==> flow/design.v <==
module RA1SH (
   Q,
   CLK,
   CEN,
   WEN,
   A,
   D,
   OEN
);
   parameter BITS = 16;
   parameter word_depth = 16;
   parameter addr_width = 4;
   output [BITS-1:0] Q;
   input CLK;
   input CEN;
   input WEN;
   input [addr_width-1:0] A;
   input [BITS-1:0] D;
   input OEN;
   reg [BITS-1:0] mem [0:word_depth-1];
   reg [BITS-1:0] Qi;
   always @(posedge CLK) begin
      if (!CEN) begin
         if (!WEN) begin
            mem[A] <= D;
            Qi <= D;
         end else begin
            Qi <= mem[A];
         end
      end
   end
   assign Q = OEN ? {BITS{1'b0}} : Qi;
endmodule
module CPU(
				clk,
			  rst_n,
		   IO_stall,
         awid_m_inf,
       awaddr_m_inf,
       awsize_m_inf,
      awburst_m_inf,
        awlen_m_inf,
      awvalid_m_inf,
      awready_m_inf,
        wdata_m_inf,
        wlast_m_inf,
       wvalid_m_inf,
       wready_m_inf,
          bid_m_inf,
        bresp_m_inf,
       bvalid_m_inf,
       bready_m_inf,
         arid_m_inf,
       araddr_m_inf,
        arlen_m_inf,
       arsize_m_inf,
      arburst_m_inf,
      arvalid_m_inf,
      arready_m_inf, 
          rid_m_inf,
        rdata_m_inf,
        rresp_m_inf,
        rlast_m_inf,
       rvalid_m_inf,
       rready_m_inf 
);
input  wire clk, rst_n;
output reg  IO_stall;
parameter ID_WIDTH = 4 , ADDR_WIDTH = 32, DATA_WIDTH = 16, DRAM_NUMBER=2, WRIT_NUMBER=1;
output  wire [WRIT_NUMBER * ID_WIDTH-1:0]        awid_m_inf;
output  wire [WRIT_NUMBER * ADDR_WIDTH-1:0]    awaddr_m_inf;
output  wire [WRIT_NUMBER * 3 -1:0]            awsize_m_inf;
output  wire [WRIT_NUMBER * 2 -1:0]           awburst_m_inf;
output  wire [WRIT_NUMBER * 7 -1:0]             awlen_m_inf;
output  wire [WRIT_NUMBER-1:0]                awvalid_m_inf;
input   wire [WRIT_NUMBER-1:0]                awready_m_inf;
output  wire [WRIT_NUMBER * DATA_WIDTH-1:0]     wdata_m_inf;
output  wire [WRIT_NUMBER-1:0]                  wlast_m_inf;
output  wire [WRIT_NUMBER-1:0]                 wvalid_m_inf;
input   wire [WRIT_NUMBER-1:0]                 wready_m_inf;
input   wire [WRIT_NUMBER * ID_WIDTH-1:0]         bid_m_inf;
input   wire [WRIT_NUMBER * 2 -1:0]             bresp_m_inf;
input   wire [WRIT_NUMBER-1:0]             	   bvalid_m_inf;
output  wire [WRIT_NUMBER-1:0]                 bready_m_inf;
output  wire [DRAM_NUMBER * ID_WIDTH-1:0]       arid_m_inf;
output  wire [DRAM_NUMBER * ADDR_WIDTH-1:0]   araddr_m_inf;
output  wire [DRAM_NUMBER * 7 -1:0]            arlen_m_inf;
output  wire [DRAM_NUMBER * 3 -1:0]           arsize_m_inf;
output  wire [DRAM_NUMBER * 2 -1:0]          arburst_m_inf;
output  wire [DRAM_NUMBER-1:0]               arvalid_m_inf;
input   wire [DRAM_NUMBER-1:0]               arready_m_inf;
input   wire [DRAM_NUMBER * ID_WIDTH-1:0]         rid_m_inf;
input   wire [DRAM_NUMBER * DATA_WIDTH-1:0]     rdata_m_inf;
input   wire [DRAM_NUMBER * 2 -1:0]             rresp_m_inf;
input   wire [DRAM_NUMBER-1:0]                  rlast_m_inf;
input   wire [DRAM_NUMBER-1:0]                 rvalid_m_inf;
output  wire [DRAM_NUMBER-1:0]                 rready_m_inf;
reg  [3:0]current_state ;
reg  [3:0]next_state ;
reg signed [15:0] core_r0 , core_r1 , core_r2 , core_r3 ;
reg signed [15:0] core_r4 , core_r5 , core_r6 , core_r7 ;
reg signed [15:0] core_r8 , core_r9 , core_r10, core_r11;
reg signed [15:0] core_r12, core_r13, core_r14, core_r15;
wire  MEM_cen, MEM_oen;
reg   MEM_wen;
wire  [3:0]MEM_adr;
reg   [15:0]MEM_in ;
wire  [15:0] MEM_out;
wire  [2:0]opcode;
wire  [3:0]rs,rt,rd;
wire  func;
wire  signed[4:0]imm;
wire  [15:0]address;
wire  [15:0]inst;
reg   [15:0]inst_reg1, inst_reg2;
reg   signed [15:0]rs_data,rt_data,rd_data;
reg   in_valid_inst ;
wire  out_valid_inst ;
reg   signed [12:0] pc ;
reg   [4:0]inst_mode ; 
wire  signed [15:0]data_addr;
wire  out_finish_data;
reg   in_valid_data_write ;
reg   in_valid_data_read;
wire  out_valid_data ;
wire  signed[15:0]load_data ;
parameter EMPTY         = 5'd0 ;
parameter ADD           = 5'd1 ;
parameter SUB           = 5'd2 ;
parameter SLT           = 5'd3 ;
parameter MUL           = 5'd4 ;
parameter LOAD          = 5'd5 ;
parameter STORE         = 5'd6 ;
parameter BRANCH        = 5'd7 ;
parameter JUMP          = 5'd8 ;
parameter IDLE              = 4'd0  ;
parameter INST_FETCH_1      = 4'd1  ;
parameter INST_FETCH_2      = 4'd2  ;
parameter SRAM_STORE        = 4'd3  ;
parameter SRAM_TAKE         = 4'd4  ;
parameter INST_DECODE       = 4'd5  ;
parameter EXECUTE           = 4'd6  ;
parameter DATA_LOAD         = 4'd7  ;
parameter DATA_STORE        = 4'd8  ;
parameter WAIT_OUT_FINISH   = 4'd9  ;
parameter WAIT_OUT_VALID_DATA = 4'd10 ;
parameter WRITE_BACK        = 4'd11 ;
parameter CHECK_REG         = 4'd12 ;
assign opcode = inst_reg2[15:13] ;
assign rs     = inst_reg2[12: 9] ;
assign rt     = inst_reg2[ 8: 5] ;
assign rd     = inst_reg2[ 4: 1] ;
assign func   = inst_reg2[0] ;
assign imm    = inst_reg2[ 4: 0] ;
assign address = { 3'b000 , inst_reg2[12:0] } ;
assign data_addr = {4'b0001, ((rs_data + imm) * 2 )} ;  
always@(posedge clk or negedge rst_n)begin
  if(!rst_n)  current_state <= IDLE ;
  else        current_state <= next_state ;
end
always@(*)begin
    case(current_state)
        IDLE : begin
            next_state = INST_FETCH_1 ;
        end
        INST_FETCH_1 : begin
            next_state = INST_FETCH_2 ;
        end
        INST_FETCH_2 : begin
            if(out_valid_inst)  next_state = SRAM_STORE  ;
            else                next_state = INST_FETCH_2 ;
        end
        SRAM_STORE : begin
            next_state = SRAM_TAKE;
        end
        SRAM_TAKE : begin
            next_state = INST_DECODE;
        end
        INST_DECODE : begin
            next_state = EXECUTE ;
        end
        EXECUTE : begin
            if(opcode[2:1] == 2'b00)      next_state = WRITE_BACK  ;  
            else if(opcode == 3'b011)     next_state = DATA_LOAD   ;  
            else if(opcode == 3'b010)     next_state = DATA_STORE  ;  
            else                          next_state = CHECK_REG   ;  
        end
        WRITE_BACK : begin
            next_state = CHECK_REG ;
        end
        DATA_LOAD : begin
            next_state = WAIT_OUT_VALID_DATA;
        end
        DATA_STORE : begin
            next_state = WAIT_OUT_FINISH;
        end
        WAIT_OUT_VALID_DATA :begin
            if(out_valid_data)      next_state = CHECK_REG ;
            else                    next_state = WAIT_OUT_VALID_DATA ;
        end
        WAIT_OUT_FINISH : begin
            if(out_finish_data)  next_state = CHECK_REG;
            else                 next_state = WAIT_OUT_FINISH ;
        end
        CHECK_REG : begin
            next_state = IDLE ;
        end
        default: next_state = current_state ;
    endcase
end
always@(posedge clk or negedge rst_n)begin
    if(!rst_n)    pc <= 13'b0;
    else begin
        if(current_state == CHECK_REG) begin
            if(opcode == 3'b101 &&  (rs_data== rt_data) )    pc  <= pc + 2 + (imm << 1)  ;   
            else if(opcode == 3'b100 )                       pc  <= address;
            else pc <= pc + 2 ;
        end
    end 
end
always@(*)begin
    case(current_state)
        INST_FETCH_1 : in_valid_inst = 1 ;
        default :      in_valid_inst = 0;
    endcase
end
always@(*)begin
    case(current_state)
        DATA_LOAD : in_valid_data_read = 1 ;
        default :      in_valid_data_read = 0;
    endcase
end
always@(*)begin
    case(current_state)
        SRAM_STORE : MEM_wen = 0 ;
        default :    MEM_wen = 1 ;
    endcase
end
always@(*)begin
    case(current_state)
        SRAM_STORE : MEM_in = inst_reg1;
        default :    MEM_in = 0;
    endcase
end
always@(posedge clk or negedge rst_n)begin
    if(!rst_n)      inst_reg1 <= 0;
    else if(out_valid_inst)  inst_reg1 <= inst;
 end
 always@(posedge clk or negedge rst_n)begin
    if(!rst_n)      inst_reg2 <= 0;
    else if(current_state == SRAM_TAKE) inst_reg2 <= MEM_out;
 end
always@(*)begin
    case(opcode)
        3'b000 : begin
            if(func)    inst_mode = ADD ;
            else        inst_mode = SUB ;
        end 
        3'b001 : begin
            if(func)    inst_mode = SLT ;
            else        inst_mode = MUL ;
        end
        3'b011 :        inst_mode = LOAD    ;
        3'b010 :        inst_mode = STORE   ;
        3'b101 :        inst_mode = BRANCH  ;      
        3'b100 :        inst_mode = JUMP    ;
        default : inst_mode = EMPTY ;
    endcase
end
always @(posedge clk or negedge rst_n) begin
    if (!rst_n)     rs_data <= 0 ;
    else begin
        if (current_state == INST_DECODE) begin
            case(rs)
                0:      rs_data <= core_r0  ;
                1:      rs_data <= core_r1  ;
                2:      rs_data <= core_r2  ;
                3:      rs_data <= core_r3  ;
                4:      rs_data <= core_r4  ;
                5:      rs_data <= core_r5  ;
                6:      rs_data <= core_r6  ;
                7:      rs_data <= core_r7  ;
                8:      rs_data <= core_r8  ;
                9:      rs_data <= core_r9  ;
                10:     rs_data <= core_r10 ; 
                11:     rs_data <= core_r11 ; 
                12:     rs_data <= core_r12 ; 
                13:     rs_data <= core_r13 ; 
                14:     rs_data <= core_r14 ; 
                15:     rs_data <= core_r15 ; 
            endcase
        end         
    end
end
always @(posedge clk or negedge rst_n) begin
    if (!rst_n)     rt_data <= 0 ;
    else begin
        if (current_state == INST_DECODE) begin
            case(rt)
                0:      rt_data <= core_r0  ;
                1:      rt_data <= core_r1  ;
                2:      rt_data <= core_r2  ;
                3:      rt_data <= core_r3  ;
                4:      rt_data <= core_r4  ;
                5:      rt_data <= core_r5  ;
                6:      rt_data <= core_r6  ;
                7:      rt_data <= core_r7  ;
                8:      rt_data <= core_r8  ;
                9:      rt_data <= core_r9  ;
                10:     rt_data <= core_r10 ; 
                11:     rt_data <= core_r11 ; 
                12:     rt_data <= core_r12 ; 
                13:     rt_data <= core_r13 ; 
                14:     rt_data <= core_r14 ; 
                15:     rt_data <= core_r15 ; 
            endcase
        end         
    end
end
always@(posedge clk or negedge rst_n)begin
    if(!rst_n)      rd_data <= 0 ;
    else begin
        if(current_state == EXECUTE) begin
            case(inst_mode)
                ADD : rd_data <= rs_data + rt_data ;
                SUB : rd_data <= rs_data - rt_data ;
                SLT : begin
                    if(rt_data > rs_data)   rd_data <= 1'b1 ;
                    else                    rd_data <= 1'b0;
                end 
                MUL : rd_data <= rs_data * rt_data ;
                default : rd_data <= 0 ;
            endcase
        end
    end
end
always@(*)begin
    case(current_state)
        DATA_STORE :          in_valid_data_write = 1'b1;
        default :             in_valid_data_write = 1'b0;
    endcase
end
always@(posedge clk or negedge rst_n)begin
    if(!rst_n)begin
        IO_stall <= 1;
    end
    else begin
        case(current_state)
            CHECK_REG : IO_stall <= 0;
            default: IO_stall <= 1 ;
        endcase
    end
end
always@(posedge clk or negedge rst_n)begin
    if(!rst_n)begin
        core_r0  <= 0;
    end
    else begin
        if(current_state == WRITE_BACK && rd == 0) core_r0 <= rd_data ;
        else if (out_valid_data==1     && rt == 0) core_r0 <= load_data ;
    end
end
always@(posedge clk or negedge rst_n)begin
    if(!rst_n)begin
        core_r1  <= 0;
    end
    else begin
        if(current_state == WRITE_BACK && rd == 1) core_r1 <= rd_data ;
        else if (out_valid_data==1     && rt == 1) core_r1 <= load_data ;
    end
end
always@(posedge clk or negedge rst_n)begin
    if(!rst_n)begin
        core_r2  <= 0;
    end
    else begin
        if(current_state == WRITE_BACK && rd == 2) core_r2 <= rd_data ;
        else if (out_valid_data==1     && rt == 2) core_r2 <= load_data ;
    end
end
always@(posedge clk or negedge rst_n)begin
    if(!rst_n)begin
        core_r3  <= 0;
    end
    else begin
        if(current_state == WRITE_BACK && rd == 3) core_r3 <= rd_data ;
        else if (out_valid_data==1     && rt == 3) core_r3 <= load_data ;
    end
end
always@(posedge clk or negedge rst_n)begin
    if(!rst_n)begin
        core_r4  <= 0;
    end
    else begin
        if(current_state == WRITE_BACK && rd == 4) core_r4 <= rd_data ;
        else if (out_valid_data==1     && rt == 4) core_r4 <= load_data ;
    end
end
always@(posedge clk or negedge rst_n)begin
    if(!rst_n)begin
        core_r5  <= 0;
    end
    else begin
        if(current_state == WRITE_BACK && rd == 5) core_r5 <= rd_data ;
        else if (out_valid_data==1     && rt == 5) core_r5 <= load_data ;
    end
end
always@(posedge clk or negedge rst_n)begin
    if(!rst_n)begin
        core_r6  <= 0;
    end
    else begin
        if(current_state == WRITE_BACK && rd == 6) core_r6 <= rd_data ;
        else if (out_valid_data==1     && rt == 6) core_r6 <= load_data ;
    end
end
always@(posedge clk or negedge rst_n)begin
    if(!rst_n)begin
        core_r7  <= 0;
    end
    else begin
        if(current_state == WRITE_BACK && rd == 7) core_r7 <= rd_data ;
        else if (out_valid_data==1     && rt == 7) core_r7 <= load_data ;
    end
end
always@(posedge clk or negedge rst_n)begin
    if(!rst_n)begin
        core_r8  <= 0;
    end
    else begin
        if(current_state == WRITE_BACK && rd == 8) core_r8 <= rd_data ;
        else if (out_valid_data==1     && rt == 8) core_r8 <= load_data ;
    end
end
always@(posedge clk or negedge rst_n)begin
    if(!rst_n)begin
        core_r9  <= 0;
    end
    else begin
        if(current_state == WRITE_BACK && rd == 9) core_r9 <= rd_data ;
        else if (out_valid_data==1     && rt == 9) core_r9 <= load_data ;
    end
end
always@(posedge clk or negedge rst_n)begin
    if(!rst_n)begin
        core_r10  <= 0;
    end
    else begin
        if(current_state == WRITE_BACK && rd == 10) core_r10 <= rd_data ;
        else if (out_valid_data==1     && rt == 10) core_r10 <= load_data ;
    end
end
always@(posedge clk or negedge rst_n)begin
    if(!rst_n)begin
        core_r11  <= 0;
    end
    else begin
        if(current_state == WRITE_BACK && rd == 11) core_r11 <= rd_data ;
        else if (out_valid_data==1     && rt == 11) core_r11 <= load_data ;
    end
end
always@(posedge clk or negedge rst_n)begin
    if(!rst_n)begin
        core_r12  <= 0;
    end
    else begin
        if(current_state == WRITE_BACK && rd == 12) core_r12 <= rd_data ;
        else if (out_valid_data==1     && rt == 12) core_r12 <= load_data ;
    end
end
always@(posedge clk or negedge rst_n)begin
    if(!rst_n)begin
        core_r13  <= 0;
    end
    else begin
        if(current_state == WRITE_BACK && rd == 13) core_r13 <= rd_data ;
        else if (out_valid_data==1     && rt == 13) core_r13 <= load_data ;
    end
end
always@(posedge clk or negedge rst_n)begin
    if(!rst_n)begin
        core_r14  <= 0;
    end
    else begin
        if(current_state == WRITE_BACK && rd == 14) core_r14 <= rd_data ;
        else if (out_valid_data==1     && rt == 14) core_r14 <= load_data ;
    end
end
always@(posedge clk or negedge rst_n)begin
    if(!rst_n)begin
        core_r15  <= 0;
    end
    else begin
        if(current_state == WRITE_BACK && rd == 15) core_r15 <= rd_data ;
        else if (out_valid_data==1     && rt == 15) core_r15 <= load_data ;
    end
end
assign MEM_cen = 0 ;
assign MEM_oen = 0 ;
assign MEM_adr = 0 ;
RA1SH X_0 (.Q(MEM_out) , .CLK(clk), .CEN(MEM_cen), .WEN(MEM_wen) , .A(MEM_adr) , .D(MEM_in), .OEN(MEM_oen));
read_DRAM_instruction Read_Inst(
                .clk(clk),
              .rst_n(rst_n),
           .in_valid(in_valid_inst),
            .in_addr(pc),
          .out_valid(out_valid_inst),
           .out_inst(inst),
         .arid_m_inf(arid_m_inf[DRAM_NUMBER * ID_WIDTH-1:ID_WIDTH]),
       .araddr_m_inf(araddr_m_inf[DRAM_NUMBER * ADDR_WIDTH-1:ADDR_WIDTH]),
        .arlen_m_inf(arlen_m_inf[DRAM_NUMBER * 7 -1:7]),
       .arsize_m_inf(arsize_m_inf[DRAM_NUMBER * 3 -1:3]),
      .arburst_m_inf(arburst_m_inf[DRAM_NUMBER * 2 -1:2]),
      .arvalid_m_inf(arvalid_m_inf[1]),
      .arready_m_inf(arready_m_inf[1]), 
          .rid_m_inf(rid_m_inf[DRAM_NUMBER * ID_WIDTH-1:ID_WIDTH]),
        .rdata_m_inf(rdata_m_inf[DRAM_NUMBER * DATA_WIDTH-1:DATA_WIDTH]),
        .rresp_m_inf(rresp_m_inf[DRAM_NUMBER * 2 -1:2]),
        .rlast_m_inf(rlast_m_inf[1]),
       .rvalid_m_inf(rvalid_m_inf[1]),
       .rready_m_inf(rready_m_inf[1]) 
);
read_DRAM_data read_DRAM_data(
                .clk(clk),
              .rst_n(rst_n),
           .in_valid(in_valid_data_read),
            .in_addr(data_addr[11:0]),
          .out_valid(out_valid_data),
           .out_data(load_data),
         .arid_m_inf(arid_m_inf[ID_WIDTH-1:0]),
       .araddr_m_inf(araddr_m_inf[ADDR_WIDTH-1:0]),
        .arlen_m_inf(arlen_m_inf[7 -1:0]),
       .arsize_m_inf(arsize_m_inf[3 -1:0]),
      .arburst_m_inf(arburst_m_inf[2 -1:0]),
      .arvalid_m_inf(arvalid_m_inf[0]),
      .arready_m_inf(arready_m_inf[0]), 
          .rid_m_inf(rid_m_inf[ID_WIDTH-1:0]),
        .rdata_m_inf(rdata_m_inf[DATA_WIDTH-1:0]),
        .rresp_m_inf(rresp_m_inf[2 -1:0]),
        .rlast_m_inf(rlast_m_inf[0]),
       .rvalid_m_inf(rvalid_m_inf[0]),
       .rready_m_inf(rready_m_inf[0]) 
);
write_DRAM_data WRITE_DATA(
                .clk(clk),
              .rst_n(rst_n),
           .in_valid(in_valid_data_write),
            .in_addr(data_addr[11:0]),
            .in_data(rt_data),
         .out_finish(out_finish_data),
         .awid_m_inf(awid_m_inf),
       .awaddr_m_inf(awaddr_m_inf),
       .awsize_m_inf(awsize_m_inf),
      .awburst_m_inf(awburst_m_inf),
        .awlen_m_inf(awlen_m_inf),
      .awvalid_m_inf(awvalid_m_inf),
      .awready_m_inf(awready_m_inf),
        .wdata_m_inf(wdata_m_inf),
        .wlast_m_inf(wlast_m_inf),
       .wvalid_m_inf(wvalid_m_inf),
       .wready_m_inf(wready_m_inf),
          .bid_m_inf(bid_m_inf),
        .bresp_m_inf(bresp_m_inf),
       .bvalid_m_inf(bvalid_m_inf),
       .bready_m_inf(bready_m_inf)
);
endmodule
module read_DRAM_instruction(
                clk,
              rst_n,
           in_valid,
            in_addr,
          out_valid,
           out_inst,
         arid_m_inf,
       araddr_m_inf,
        arlen_m_inf,
       arsize_m_inf,
      arburst_m_inf,
      arvalid_m_inf,
      arready_m_inf, 
          rid_m_inf,
        rdata_m_inf,
        rresp_m_inf,
        rlast_m_inf,
       rvalid_m_inf,
       rready_m_inf 
);
parameter ID_WIDTH = 4 , ADDR_WIDTH = 32, DATA_WIDTH = 16, DRAM_NUMBER=2, WRIT_NUMBER=1;
input  wire clk, rst_n;
input  in_valid;
input  [12:0] in_addr;  
output reg out_valid;
output reg [15:0] out_inst;
output  wire [ID_WIDTH-1:0]       arid_m_inf;
output  wire [ADDR_WIDTH-1:0]   araddr_m_inf;
output  wire [7 -1:0]            arlen_m_inf;
output  wire [3 -1:0]           arsize_m_inf;
output  wire [2 -1:0]          arburst_m_inf;
output  reg                    arvalid_m_inf;
input   wire                   arready_m_inf;
input   wire [ID_WIDTH-1:0]         rid_m_inf;
input   wire [DATA_WIDTH-1:0]     rdata_m_inf;
input   wire [2 -1:0]             rresp_m_inf;
input   wire                      rlast_m_inf;
input   wire                     rvalid_m_inf;
output  reg                      rready_m_inf;
reg     [1:0]current_state,next_state;
reg     [15:0]out_reg;
assign arid_m_inf = 0 ;
assign arlen_m_inf = 7'b0 ;
assign arsize_m_inf = 3'b001 ;
assign arburst_m_inf = 2'b01 ;
assign araddr_m_inf = {16'd0, 4'b0001, in_addr[11:0] };
parameter   IDLE = 2'd0;
parameter   SEND = 2'd1;
parameter   WAIT = 2'd2;
parameter   OUT  = 2'd3;
always@(posedge clk or negedge rst_n)begin
  if(!rst_n)  current_state <= 0;
  else current_state <= next_state;
end
always@(*)begin
    case(current_state)
        IDLE : begin
            if(in_valid)    next_state = SEND ;
            else            next_state = IDLE ;
        end
        SEND : begin
            if(arready_m_inf) next_state = WAIT ;
            else              next_state = SEND ;
        end
        WAIT : begin
            if(rlast_m_inf)  next_state = OUT ;
            else             next_state = WAIT;
        end
        OUT: begin
            next_state = IDLE;
        end
        default : next_state = current_state;
    endcase
end
always@(*)begin
    case(current_state)
        SEND : arvalid_m_inf = 1 ;
        default : arvalid_m_inf = 0;
    endcase
end
always@(*)begin
    case(current_state)
        WAIT : rready_m_inf = 1;
        default : rready_m_inf = 0;
    endcase
end
always@(*)begin
    case(current_state)
        OUT :     out_valid = 1;
        default : out_valid = 0;
    endcase
end
always@(posedge clk or negedge rst_n)begin
  if(!rst_n)            out_reg <= 0;
  else if(rlast_m_inf)  out_reg <= rdata_m_inf;
end
always@(*)begin
    case(current_state)
        OUT :     out_inst = out_reg ;  
        default : out_inst = 0 ; 
    endcase
end
endmodule
module read_DRAM_data(
                clk,
              rst_n,
           in_valid,
            in_addr,
            in_data,
          out_valid,
           out_data,
         arid_m_inf,
       araddr_m_inf,
        arlen_m_inf,
       arsize_m_inf,
      arburst_m_inf,
      arvalid_m_inf,
      arready_m_inf, 
          rid_m_inf,
        rdata_m_inf,
        rresp_m_inf,
        rlast_m_inf,
       rvalid_m_inf,
       rready_m_inf 
);
parameter ID_WIDTH = 4 , ADDR_WIDTH = 32, DATA_WIDTH = 16, DRAM_NUMBER=2, WRIT_NUMBER=1;
input  wire clk, rst_n;
input  in_valid;
input  [11:0] in_addr;
input  [15:0] in_data;
output reg out_valid;
output reg [15:0] out_data;
output  wire [ID_WIDTH-1:0]       arid_m_inf;
output  wire [ADDR_WIDTH-1:0]   araddr_m_inf;
output  wire [7 -1:0]            arlen_m_inf;
output  wire [3 -1:0]           arsize_m_inf;
output  wire [2 -1:0]          arburst_m_inf;
output  reg                    arvalid_m_inf;
input   wire                   arready_m_inf;
input   wire [ID_WIDTH-1:0]         rid_m_inf;
input   wire [DATA_WIDTH-1:0]     rdata_m_inf;
input   wire [2 -1:0]             rresp_m_inf;
input   wire                      rlast_m_inf;
input   wire                     rvalid_m_inf;
output  reg                      rready_m_inf;
parameter IDLE  = 2'd0 ;
parameter SEND  = 2'd1 ;
parameter WAIT  = 2'd2 ;
parameter OUT   = 2'd3 ;
reg      [1:0] current_state, next_state;
reg      [15:0]out_reg;
assign   arid_m_inf = 0 ;
assign   arlen_m_inf = 7'b0 ;
assign   arsize_m_inf = 3'b001 ;
assign   arburst_m_inf = 2'b01 ;
assign   araddr_m_inf = { 16'd0 , 4'b001 , in_addr } ;
always @(posedge clk or negedge rst_n) begin
    if (!rst_n)     current_state <= IDLE ;
    else            current_state <= next_state ;
end
always @(*)begin
    case(current_state)
        IDLE : begin
            if(in_valid)    next_state = SEND ;
            else            next_state = IDLE ;
        end
        SEND : begin
            if(arready_m_inf) next_state = WAIT ;
            else              next_state = SEND ; 
        end
        WAIT : begin
            if(rlast_m_inf)  next_state = OUT ;
            else             next_state = WAIT;
        end
        OUT : begin
            next_state = IDLE;
        end
        default : next_state = current_state ;
    endcase
end
always@(*)begin
    case(current_state)
        SEND : arvalid_m_inf = 1 ;
        default : arvalid_m_inf = 0;
    endcase
end
always@(*)begin
    case(current_state)
        WAIT :    rready_m_inf = 1;
        default : rready_m_inf = 0;
    endcase
end
always@(*)begin
    case(current_state)
        OUT :     out_valid = 1;
        default : out_valid = 0;
    endcase
end
always@(posedge clk or negedge rst_n)begin
  if(!rst_n)            out_reg <= 0;
  else if(rlast_m_inf)  out_reg <= rdata_m_inf;
end
always@(*)begin
    case(current_state)
        OUT :     out_data = out_reg ;  
        default : out_data = 0 ; 
    endcase
end
endmodule
module write_DRAM_data(
                clk,
              rst_n,
           in_valid,
            in_addr,
            in_data,
         out_finish,
         awid_m_inf,
       awaddr_m_inf,
       awsize_m_inf,
      awburst_m_inf,
        awlen_m_inf,
      awvalid_m_inf,
      awready_m_inf,
        wdata_m_inf,
        wlast_m_inf,
       wvalid_m_inf,
       wready_m_inf,
          bid_m_inf,
        bresp_m_inf,
       bvalid_m_inf,
       bready_m_inf
);
parameter ID_WIDTH = 4 , ADDR_WIDTH = 32, DATA_WIDTH = 16, DRAM_NUMBER=2, WRIT_NUMBER=1;
input  wire clk, rst_n;
input  in_valid;
input  [11:0] in_addr;  
input  [15:0] in_data;
output reg out_finish;
output  wire [ID_WIDTH-1:0]        awid_m_inf;
output  wire [ADDR_WIDTH-1:0]    awaddr_m_inf;
output  wire [3 -1:0]            awsize_m_inf;
output  wire [2 -1:0]           awburst_m_inf;
output  wire [7 -1:0]             awlen_m_inf;
output  reg                     awvalid_m_inf;
input   wire                    awready_m_inf;
output  reg  [DATA_WIDTH-1:0]     wdata_m_inf;
output  reg                       wlast_m_inf;
output  reg                      wvalid_m_inf;
input   wire                     wready_m_inf;
input   wire [ID_WIDTH-1:0]         bid_m_inf;
input   wire [2 -1:0]             bresp_m_inf;
input   wire                     bvalid_m_inf;
output  wire                     bready_m_inf;
parameter IDLE = 3'd0 ;
parameter SEND = 3'd1 ;
parameter WAIT = 3'd2 ;
parameter OUT  = 3'd3 ;
parameter RESPONSE = 3'd4;
reg  [2:0] current_state, next_state;
always @(posedge clk or negedge rst_n) begin
    if (!rst_n)     current_state <= IDLE ;
    else            current_state <= next_state ;
end
always @(*) begin
    case(current_state)
        IDLE : begin
            if(in_valid)        next_state = SEND ;
            else                next_state = IDLE ;
        end
        SEND : begin
            if(awready_m_inf)   next_state = WAIT ;
            else                next_state = SEND ;
        end
        WAIT : begin
            if(wready_m_inf)    next_state = OUT ;
            else                next_state = WAIT;
        end
        OUT : begin
            next_state = RESPONSE ;
        end
        RESPONSE : begin
            if(bvalid_m_inf) next_state = IDLE ;
            else             next_state = RESPONSE ;
        end
        default : next_state = current_state ;
    endcase
end
assign awid_m_inf = 0 ;
assign awlen_m_inf = 7'd0 ;
assign awsize_m_inf = 3'b001 ;
assign awburst_m_inf = 2'b01 ;
assign awaddr_m_inf = { 16'd0 , 4'b0001, in_addr } ;
assign bready_m_inf = (current_state == RESPONSE) ? 1 : 0 ;
always @(*) begin
    case(current_state)
        SEND :    awvalid_m_inf = 1 ;
        default : awvalid_m_inf = 0 ;
    endcase
end
always@(*)begin
    case(current_state)
        WAIT :    wvalid_m_inf = 1;
        default : wvalid_m_inf = 0;
    endcase
end
always@(*)begin
    case(current_state)
        WAIT :    wdata_m_inf = in_data ;
        default : wdata_m_inf = 0 ;
    endcase
end
always@(*)begin
    case(current_state)
        WAIT :    wlast_m_inf = 1;
        default : wlast_m_inf = 0;
    endcase
end
always@(*)begin
    case(current_state)
        OUT :     out_finish = 1;
        default : out_finish = 0;
    endcase
end
endmodule
; ---- Reports on CPU
; Module CPU before and after one edit of its RTL, step after step.
; "orig" refers to lines of the RTL above, "edited" to lines of the edited file.
; "delta": "edited" minus "orig" as printed here. "rel_change_pct": 100 x difference / "orig".
; Library cell names are shortened.
; The mark -- stands for no value.
[design]
design = CPU
clk_port = clk
lib = sky130hd
corner = tt_025C_1v80

; ---- Edit of the RTL
; Unified diff, file above to edited file.
; The edited RTL no longer does the same as the RTL above: the edit was made by script, with no optimisation intended.
; begin of diff
@@ -49,5 +49,5 @@
           bid_m_inf,
         bresp_m_inf,
-       bvalid_m_inf,
+       bvalid_m_inf_pin,
        bready_m_inf,
          arid_m_inf,
@@ -81,5 +81,5 @@
 input   wire [WRIT_NUMBER * ID_WIDTH-1:0]         bid_m_inf;
 input   wire [WRIT_NUMBER * 2 -1:0]             bresp_m_inf;
-input   wire [WRIT_NUMBER-1:0]             	   bvalid_m_inf;
+input   wire [WRIT_NUMBER-1:0]             	   bvalid_m_inf_pin;
 output  wire [WRIT_NUMBER-1:0]                 bready_m_inf;
 output  wire [DRAM_NUMBER * ID_WIDTH-1:0]       arid_m_inf;
@@ -96,4 +96,6 @@
 input   wire [DRAM_NUMBER-1:0]                 rvalid_m_inf;
 output  wire [DRAM_NUMBER-1:0]                 rready_m_inf;
+reg [WRIT_NUMBER-1:0] bvalid_m_inf;
+always @(posedge clk) bvalid_m_inf <= bvalid_m_inf_pin;
 reg  [3:0]current_state ;
 reg  [3:0]next_state ;
; end of diff

; ---- Word-level counts
; Source: Yosys, flattened and elaborated, memories not mapped. Widths are those after wreduce. Registers that Yosys merges into a memory's read port (data or address) are not register bits. Print and check cells do not count. Equal cells are merged and count once.
; Memory sizes are those after Yosys's memory passes, which may raise the word count (mostly to a power of two), join words into wider ones and drop unused or constant bits.
[bits]
columns = element, orig, edited, delta, rel_change_pct
row1 = register_bits, 393, 394, 1, 0.25
row2 = latch_bits, 0, 0, 0, --
row3 = ram_bits, 256, 256, 0, 0.00
row4 = rom_bits, 0, 0, 0, --
row5 = clocked_rd_ports_x_width, 16, 16, 0, 0.00
row6 = n_memories, 1, 1, 0, 0.00
row7 = in_bits, 61, 61, 0, 0.00
row8 = out_inout_bits, 169, 169, 0, 0.00
row9 = word_cells, 255, 256, 1, 0.39
[classes]
columns = element, orig, edited, delta, rel_change_pct
row1 = addsub, 5, 5, 0, 0.00
row2 = multipliers, 1, 1, 0, 0.00
row3 = n_div, 0, 0, 0, --
row4 = n_cmp, 1, 1, 0, 0.00
row5 = eq_ne, 77, 77, 0, 0.00
row6 = shifts, 0, 0, 0, --
row7 = muxes, 81, 81, 0, 0.00
row8 = n_logic, 0, 0, 0, --
row9 = reduce_logical, 60, 60, 0, 0.00
[mem_list]
columns = element, orig, edited
row1 = memory_list, X_0.mem 16 x 16 bit 1R1W, X_0.mem 16 x 16 bit 1R1W
[ops]
columns = operator, orig, edited, delta, rel_change_pct
row1 = two-way mux 16 bit, 36, 36, 0, 0.00
row2 = logical AND 1 bit, 33, 33, 0, 0.00
row3 = == test 4 bit with constant B, 29, 29, 0, 0.00
row4 = two-way mux 1 bit, 23, 23, 0, 0.00
row5 = == test 4 x 3 -> 1 bit with constant B, 16, 16, 0, 0.00
row6 = nonzero test 2 bit, 16, 16, 0, 0.00
row7 = == test 4 x 2 -> 1 bit with constant B, 8, 8, 0, 0.00
row8 = two-way mux 3 bit, 5, 5, 0, 0.00
row9 = == test 2 bit with constant B, 4, 4, 0, 0.00
row10 = == test 3 x 2 -> 1 bit with constant B, 4, 4, 0, 0.00
row11 = == test 4 x 1 -> 1 bit with constant B, 4, 4, 0, 0.00
row12 = logical NOT 4 bit, 4, 4, 0, 0.00
row13 = two-way mux 2 bit, 4, 4, 0, 0.00
row14 = == test 3 bit with constant B, 3, 3, 0, 0.00
row15 = logical NOT 2 bit, 3, 3, 0, 0.00
row16 = two-way mux 4 bit, 3, 3, 0, 0.00
row17 = == test 2 x 1 -> 1 bit with constant B, 2, 2, 0, 0.00
row18 = == test 3 x 1 -> 1 bit with constant B, 2, 2, 0, 0.00
row19 = == test 5 x 2 -> 1 bit with constant B, 2, 2, 0, 0.00
row20 = logical NOT 3 bit, 2, 2, 0, 0.00
row21 = two-way mux 13 bit, 2, 2, 0, 0.00
row22 = parallel mux 16 bit (select 16 bit), 2, 2, 0, 0.00
row23 = parallel mux 2 bit (select 4 bit), 2, 2, 0, 0.00
row24 = adder 11 x 5 -> 11 bit, 1, 1, 0, 0.00
row25 = adder 13 x 3 -> 13 bit with constant B, 1, 1, 0, 0.00
row26 = adder 13 x 6 -> 13 bit, 1, 1, 0, 0.00
row27 = adder 16 bit, 1, 1, 0, 0.00
row28 = == test 16 bit, 1, 1, 0, 0.00
; The list need not be complete.

; ---- Logic depth
; Depth = most cells in a row (Yosys ltp): at word level without a register or memory, in the mapped netlist without a sequential cell, where the memories' decode and read muxes count.
[logic_depth]
columns = element, orig, edited, delta, rel_change_pct
row1 = ltp_word, 5, 5, 0, 0.00
row2 = abc_area, 0, 0, --, --
row3 = mapped_depth, 24, 25, 1, 4.17
row4 = mapped_depth_nobuf, 23, 24, 1, 4.35

; ---- Synthesis result
; Source: synth_stat.txt of the flow (Yosys; design flattened, memories mapped). It holds for the ABC_AREA given above (unset counts as 0); a run with the other value may have another netlist.
[mapped]
columns = element, orig, edited, delta, rel_change_pct
row1 = cell_count, 3098, 3110, 12, 0.39
row2 = synth_area_um2, 28760.1, 28574.9, -185.2, -0.64
row3 = sequential_area_um2, 10671.5, 10691.5, 20.0, 0.19
row4 = ffs, 423, 424, 1, 0.24
row5 = n_buf, 353, 355, 2, 0.57
[types]
columns = type, orig, edited, delta, rel_change_pct
row1 = nor2_1, 302, 330, 28, 9.27
row2 = clkbuf_1, 161, 181, 20, 12.42
row3 = a22oi_1, 175, 192, 17, 9.71
row4 = o21ai_0, 161, 177, 16, 9.94
row5 = nand2_1, 225, 237, 12, 5.33
row6 = nand3_1, 49, 38, -11, -22.45
row7 = a22o_1, 28, 18, -10, -35.71
row8 = nand4_1, 43, 52, 9, 20.93
row9 = nor2_2, 9, 0, -9, -100.00
row10 = buf_4, 134, 126, -8, -5.97
row11 = mux2i_1, 268, 262, -6, -2.24
row12 = xnor2_1, 53, 59, 6, 11.32
row13 = buf_2, 40, 34, -6, -15.00
row14 = o211ai_1, 8, 2, -6, -75.00
row15 = o21ai_1, 11, 6, -5, -45.45
row16 = nand2_2, 5, 0, -5, -100.00
row17 = o21a_1, 3, 8, 5, 166.67
row18 = inv_1, 198, 202, 4, 2.02
; The list need not be complete.
; The figures by module come from a second, unflattened synthesis with its own total; it is not the netlist above.
[unflattened]
columns = element, orig, edited, delta, rel_change_pct
row1 = cells_unflattened, 3662, 3660, -2, -0.05
row2 = area_unflattened_um2, 39420.3, 39505.4, 85.1, 0.22
; Each row is one instance without its submodules.
[by_module_orig]
columns = module, instances, n_cells, area_um2
row1 = CPU, 1, 2837, 25619.6
row2 = RA1SH, 1, 512, 10598.9
row3 = read_DRAM_data, 1, 114, 1258.7
row4 = read_DRAM_instruction, 1, 114, 1258.7
row5 = write_DRAM_data, 1, 85, 684.4
[by_module_edited]
columns = module, instances, n_cells, area_um2
row1 = CPU, 1, 2835, 25704.7
row2 = RA1SH, 1, 512, 10598.9
row3 = read_DRAM_data, 1, 114, 1258.7
row4 = read_DRAM_instruction, 1, 114, 1258.7
row5 = write_DRAM_data, 1, 85, 684.4

; ---- Worst setup path after synthesis
; Path of least setup slack by OpenSTA after synthesis, without wires, with an ideal clock, recovery checks aside; 20% of the period is set as input and as output delay. Where synthesis merged equal registers, the netlist keeps one of their names.
[synth_timing]
columns = element, orig, edited, delta, rel_change_pct
row1 = path_kind, reg2reg, reg2reg, --, --
row2 = startpoint, register rt_data[4], register rt_data[4], --, --
row3 = endpoint, register rd_data[13], register rd_data[15], --, --
row4 = clock_period_ns, 6.0, 6.0, 0.0, 0.00
row5 = setup_time_ns, 0.132, 0.141, 0.009, --
row6 = arrival_time_ns, 5.156, 5.225, 0.069, 1.34
row7 = path_slack_ns, 0.712, 0.634, -0.078, --
row8 = path_delay_ns, 5.288, 5.366, 0.078, 1.48
row9 = path_stages, 21, 22, 1, 4.76
row10 = n_path_buf, 1, 1, 0, 0.00
row11 = period_less_setup_slack_ns, 5.288, 5.366, 0.078, 1.48
; "path_delay_ns" = arrival - input delay + setup time.
; "path_stages" counts driving pins, that of a launching flip-flop among them; a cell with two outputs on the path counts twice.
; "period_less_setup_slack_ns" = period - worst setup slack (recovery checks aside). The figure is calculated, with input and output delays left at 20% of the set period.
; The rows between start and end are the longest chain of elaborated cells between them; the timing report does not say that the signal goes this way. Where chains are equally long, one stands for them.
; A line is the first line of the expression or statement that the cell stems from. Yosys adds cells for indexed reads and writes and turns some case tables into memories.
; A register here has more assigning lines than the two given.
[synth_via_orig]
cell_sequence = dfrtp_1 inv_1 clkbuf_1 nor2_1 fa_1 inv_1 fa_1 fa_1 fa_1 inv_1 fa_1 inv_1 fa_1 inv_1 ha_1 nand3_1 a21oi_1 or4_1 nand3_1 and3b_1 o21ai_1
elab_chain_len = 2
[synth_rtl_orig]
columns = element, line_no
row1 = "start, declared", 116  ; reg   signed [15:0]rs_data,rt_data,rd_data;
row2 = "start, assigned", 300  ; 0:      rt_data <= core_r0  ;
row3 = "start, assigned", 301  ; 1:      rt_data <= core_r1  ;
row4 = multiplier 16 x 16 -> 16 bit, 331  ; MUL : rd_data <= rs_data * rt_data ;
row5 = parallel mux 16 bit (select 4 bit), 324  ; case(inst_mode)
row6 = "end, assigned", 325  ; ADD : rd_data <= rs_data + rt_data ;
row7 = "end, assigned", 326  ; SUB : rd_data <= rs_data - rt_data ;
row8 = "end, declared", 116
[synth_via_edited]
cell_sequence = dfrtp_1 inv_1 clkbuf_1 nor2_1 fa_1 inv_1 fa_1 fa_1 fa_1 inv_1 fa_1 inv_1 fa_1 inv_1 ha_1 nand3_1 a21oi_1 a2111oi_2 o21bai_1 a21oi_1 xnor2_1 o221ai_1
elab_chain_len = 2
[synth_rtl_edited]
columns = element, line_no
row1 = "start, declared", 118  ; reg   signed [15:0]rs_data,rt_data,rd_data;
row2 = "start, assigned", 302  ; 0:      rt_data <= core_r0  ;
row3 = "start, assigned", 303  ; 1:      rt_data <= core_r1  ;
row4 = multiplier 16 x 16 -> 16 bit, 333  ; MUL : rd_data <= rs_data * rt_data ;
row5 = parallel mux 16 bit (select 4 bit), 326  ; case(inst_mode)
row6 = "end, assigned", 327  ; ADD : rd_data <= rs_data + rt_data ;
row7 = "end, assigned", 328  ; SUB : rd_data <= rs_data - rt_data ;
row8 = "end, declared", 118

; ---- Worst path after layout
; Path of least setup slack in the final report of the runs of pair A (OpenROAD, finished layout, wires in). Where an end is a register, its clock arrival counts in the times.
[layout_timing]
columns = element, orig, edited, delta, rel_change_pct
row1 = path_kind, reg2reg, reg2reg, --, --
row2 = startpoint, register rs_data[9], register rt_data[2], --, --
row3 = endpoint, register rd_data[15], register rd_data[15], --, --
row4 = clock_period_ns, 5.88, 5.88, 0.00, 0.00
row5 = setup_time_ns, 0.13, 0.15, 0.02, --
row6 = arrival_time_ns, 6.13, 6.02, -0.11, -1.79
row7 = path_slack_ns, 0.21, 0.27, 0.06, --
row8 = path_stages, 20, 20, 0, 0.00
row9 = n_path_buf, 1, 1, 0, 0.00
; The rows between start and end are the longest chain of elaborated cells between them; the timing report does not say that the signal goes this way. Where chains are equally long, one stands for them.
; A register here has more assigning lines than the two given.
[layout_via_orig]
cell_sequence = dfrtp_1 buf_4 inv_1 nor2_1 fa_1 inv_1 fa_1 inv_1 fa_1 fa_1 fa_1 inv_1 fa_1 inv_1 ha_1 or3_1 o21ai_0 a21oi_1 xnor2_1 o31ai_1
elab_chain_len = 2
[layout_rtl_orig]
columns = element, line_no
row1 = "start, declared", 116  ; reg   signed [15:0]rs_data,rt_data,rd_data;
row2 = "start, assigned", 275  ; 0:      rs_data <= core_r0  ;
row3 = "start, assigned", 276  ; 1:      rs_data <= core_r1  ;
row4 = multiplier 16 x 16 -> 16 bit, 331  ; MUL : rd_data <= rs_data * rt_data ;
row5 = parallel mux 16 bit (select 4 bit), 324  ; case(inst_mode)
row6 = "end, assigned", 325  ; ADD : rd_data <= rs_data + rt_data ;
row7 = "end, assigned", 326  ; SUB : rd_data <= rs_data - rt_data ;
row8 = "end, declared", 116
[layout_via_edited]
cell_sequence = dfrtp_2 inv_1 buf_4 nor2_1 fa_1 inv_1 fa_1 inv_1 fa_1 fa_1 inv_1 fa_1 fa_1 xnor2_1 xnor2_1 xnor2_1 xnor2_1 xnor2_1 xnor2_1 o221ai_1
elab_chain_len = 2
[layout_rtl_edited]
columns = element, line_no
row1 = "start, declared", 118  ; reg   signed [15:0]rs_data,rt_data,rd_data;
row2 = "start, assigned", 302  ; 0:      rt_data <= core_r0  ;
row3 = "start, assigned", 303  ; 1:      rt_data <= core_r1  ;
row4 = multiplier 16 x 16 -> 16 bit, 333  ; MUL : rd_data <= rs_data * rt_data ;
row5 = parallel mux 16 bit (select 4 bit), 326  ; case(inst_mode)
row6 = "end, assigned", 327  ; ADD : rd_data <= rs_data + rt_data ;
row7 = "end, assigned", 328  ; SUB : rd_data <= rs_data - rt_data ;
row8 = "end, declared", 118

; ---- Measured runs
; Runs of the flow (Yosys, OpenROAD) on both versions; the two runs of a pair have the same settings. The constraints put input and output delay at 20% of the set period each and load the outputs with 0.01 pF.
[flow_settings_pair_A]
period_ns = 5.88
CAP_MARGIN = 20
CORE_MARGIN = 2
CORE_UTILIZATION = 40
SLEW_MARGIN = 20
[measured_pair_A]
columns = element, orig, edited, delta, rel_change_pct
row1 = yosys_chip_area_um2, 28760.1, 28574.9, -185.2, -0.64
row2 = die_area_um2, 74060.2, 73590.1, -470.1, -0.63
row3 = finish.stdcell_area_um2, 31799.2, 31870.6, 71.4, 0.22
row4 = finish.utilization_pct, 44.6, 45.3, 0.7, --
row5 = worstSetupSlack_ns, 0.207, 0.272, 0.065, --
row6 = tns_setup_ns, 0.000, 0.000, 0.000, --
row7 = total_power_mw, 6.290, 6.384, 0.094, 1.49
row8 = achieved_period_ns, 5.673, 5.608, -0.065, -1.15
[flow_settings_pair_B]
CAP_MARGIN = 40
CELL_PAD_IN_SITES_GLOBAL_PLACEMENT = 1
CORE_ASPECT_RATIO = 1.96
CORE_UTILIZATION = 57
CTS_CLUSTER_DIAMETER = 155
CTS_CLUSTER_SIZE = 36
MAX_ROUTING_LAYER = met4
MIN_ROUTING_LAYER = met1
PLACE_DENSITY_LB_ADDON = 0.23
SETUP_SLACK_MARGIN = 1.14
SLEW_MARGIN = 30
period_ns = 4.07
CORE_MARGIN = 2
[measured_pair_B]
columns = element, orig, edited, delta, rel_change_pct
row1 = yosys_chip_area_um2, 28760.1, 28574.9, -185.2, -0.64
row2 = die_area_um2, 52371.6, 52041.2, -330.4, -0.63
row3 = finish.stdcell_area_um2, 33134.3, 33165.6, 31.3, 0.09
row4 = finish.utilization_pct, 66.2, 67.0, 0.8, --
row5 = worstSetupSlack_ns, -1.145, -1.114, 0.031, --
row6 = tns_setup_ns, -8.540, -9.790, -1.250, --
row7 = total_power_mw, 6.884, 6.940, 0.056, 0.81
row8 = achieved_period_ns, 5.215, 5.184, -0.031, -0.59
; "achieved_period_ns" = clock period - worst setup slack. The figure is calculated, with input and output delays left at 20% of the set period.
; "total_power_mw": no workload was simulated; the value follows from the tool's default switching activity.
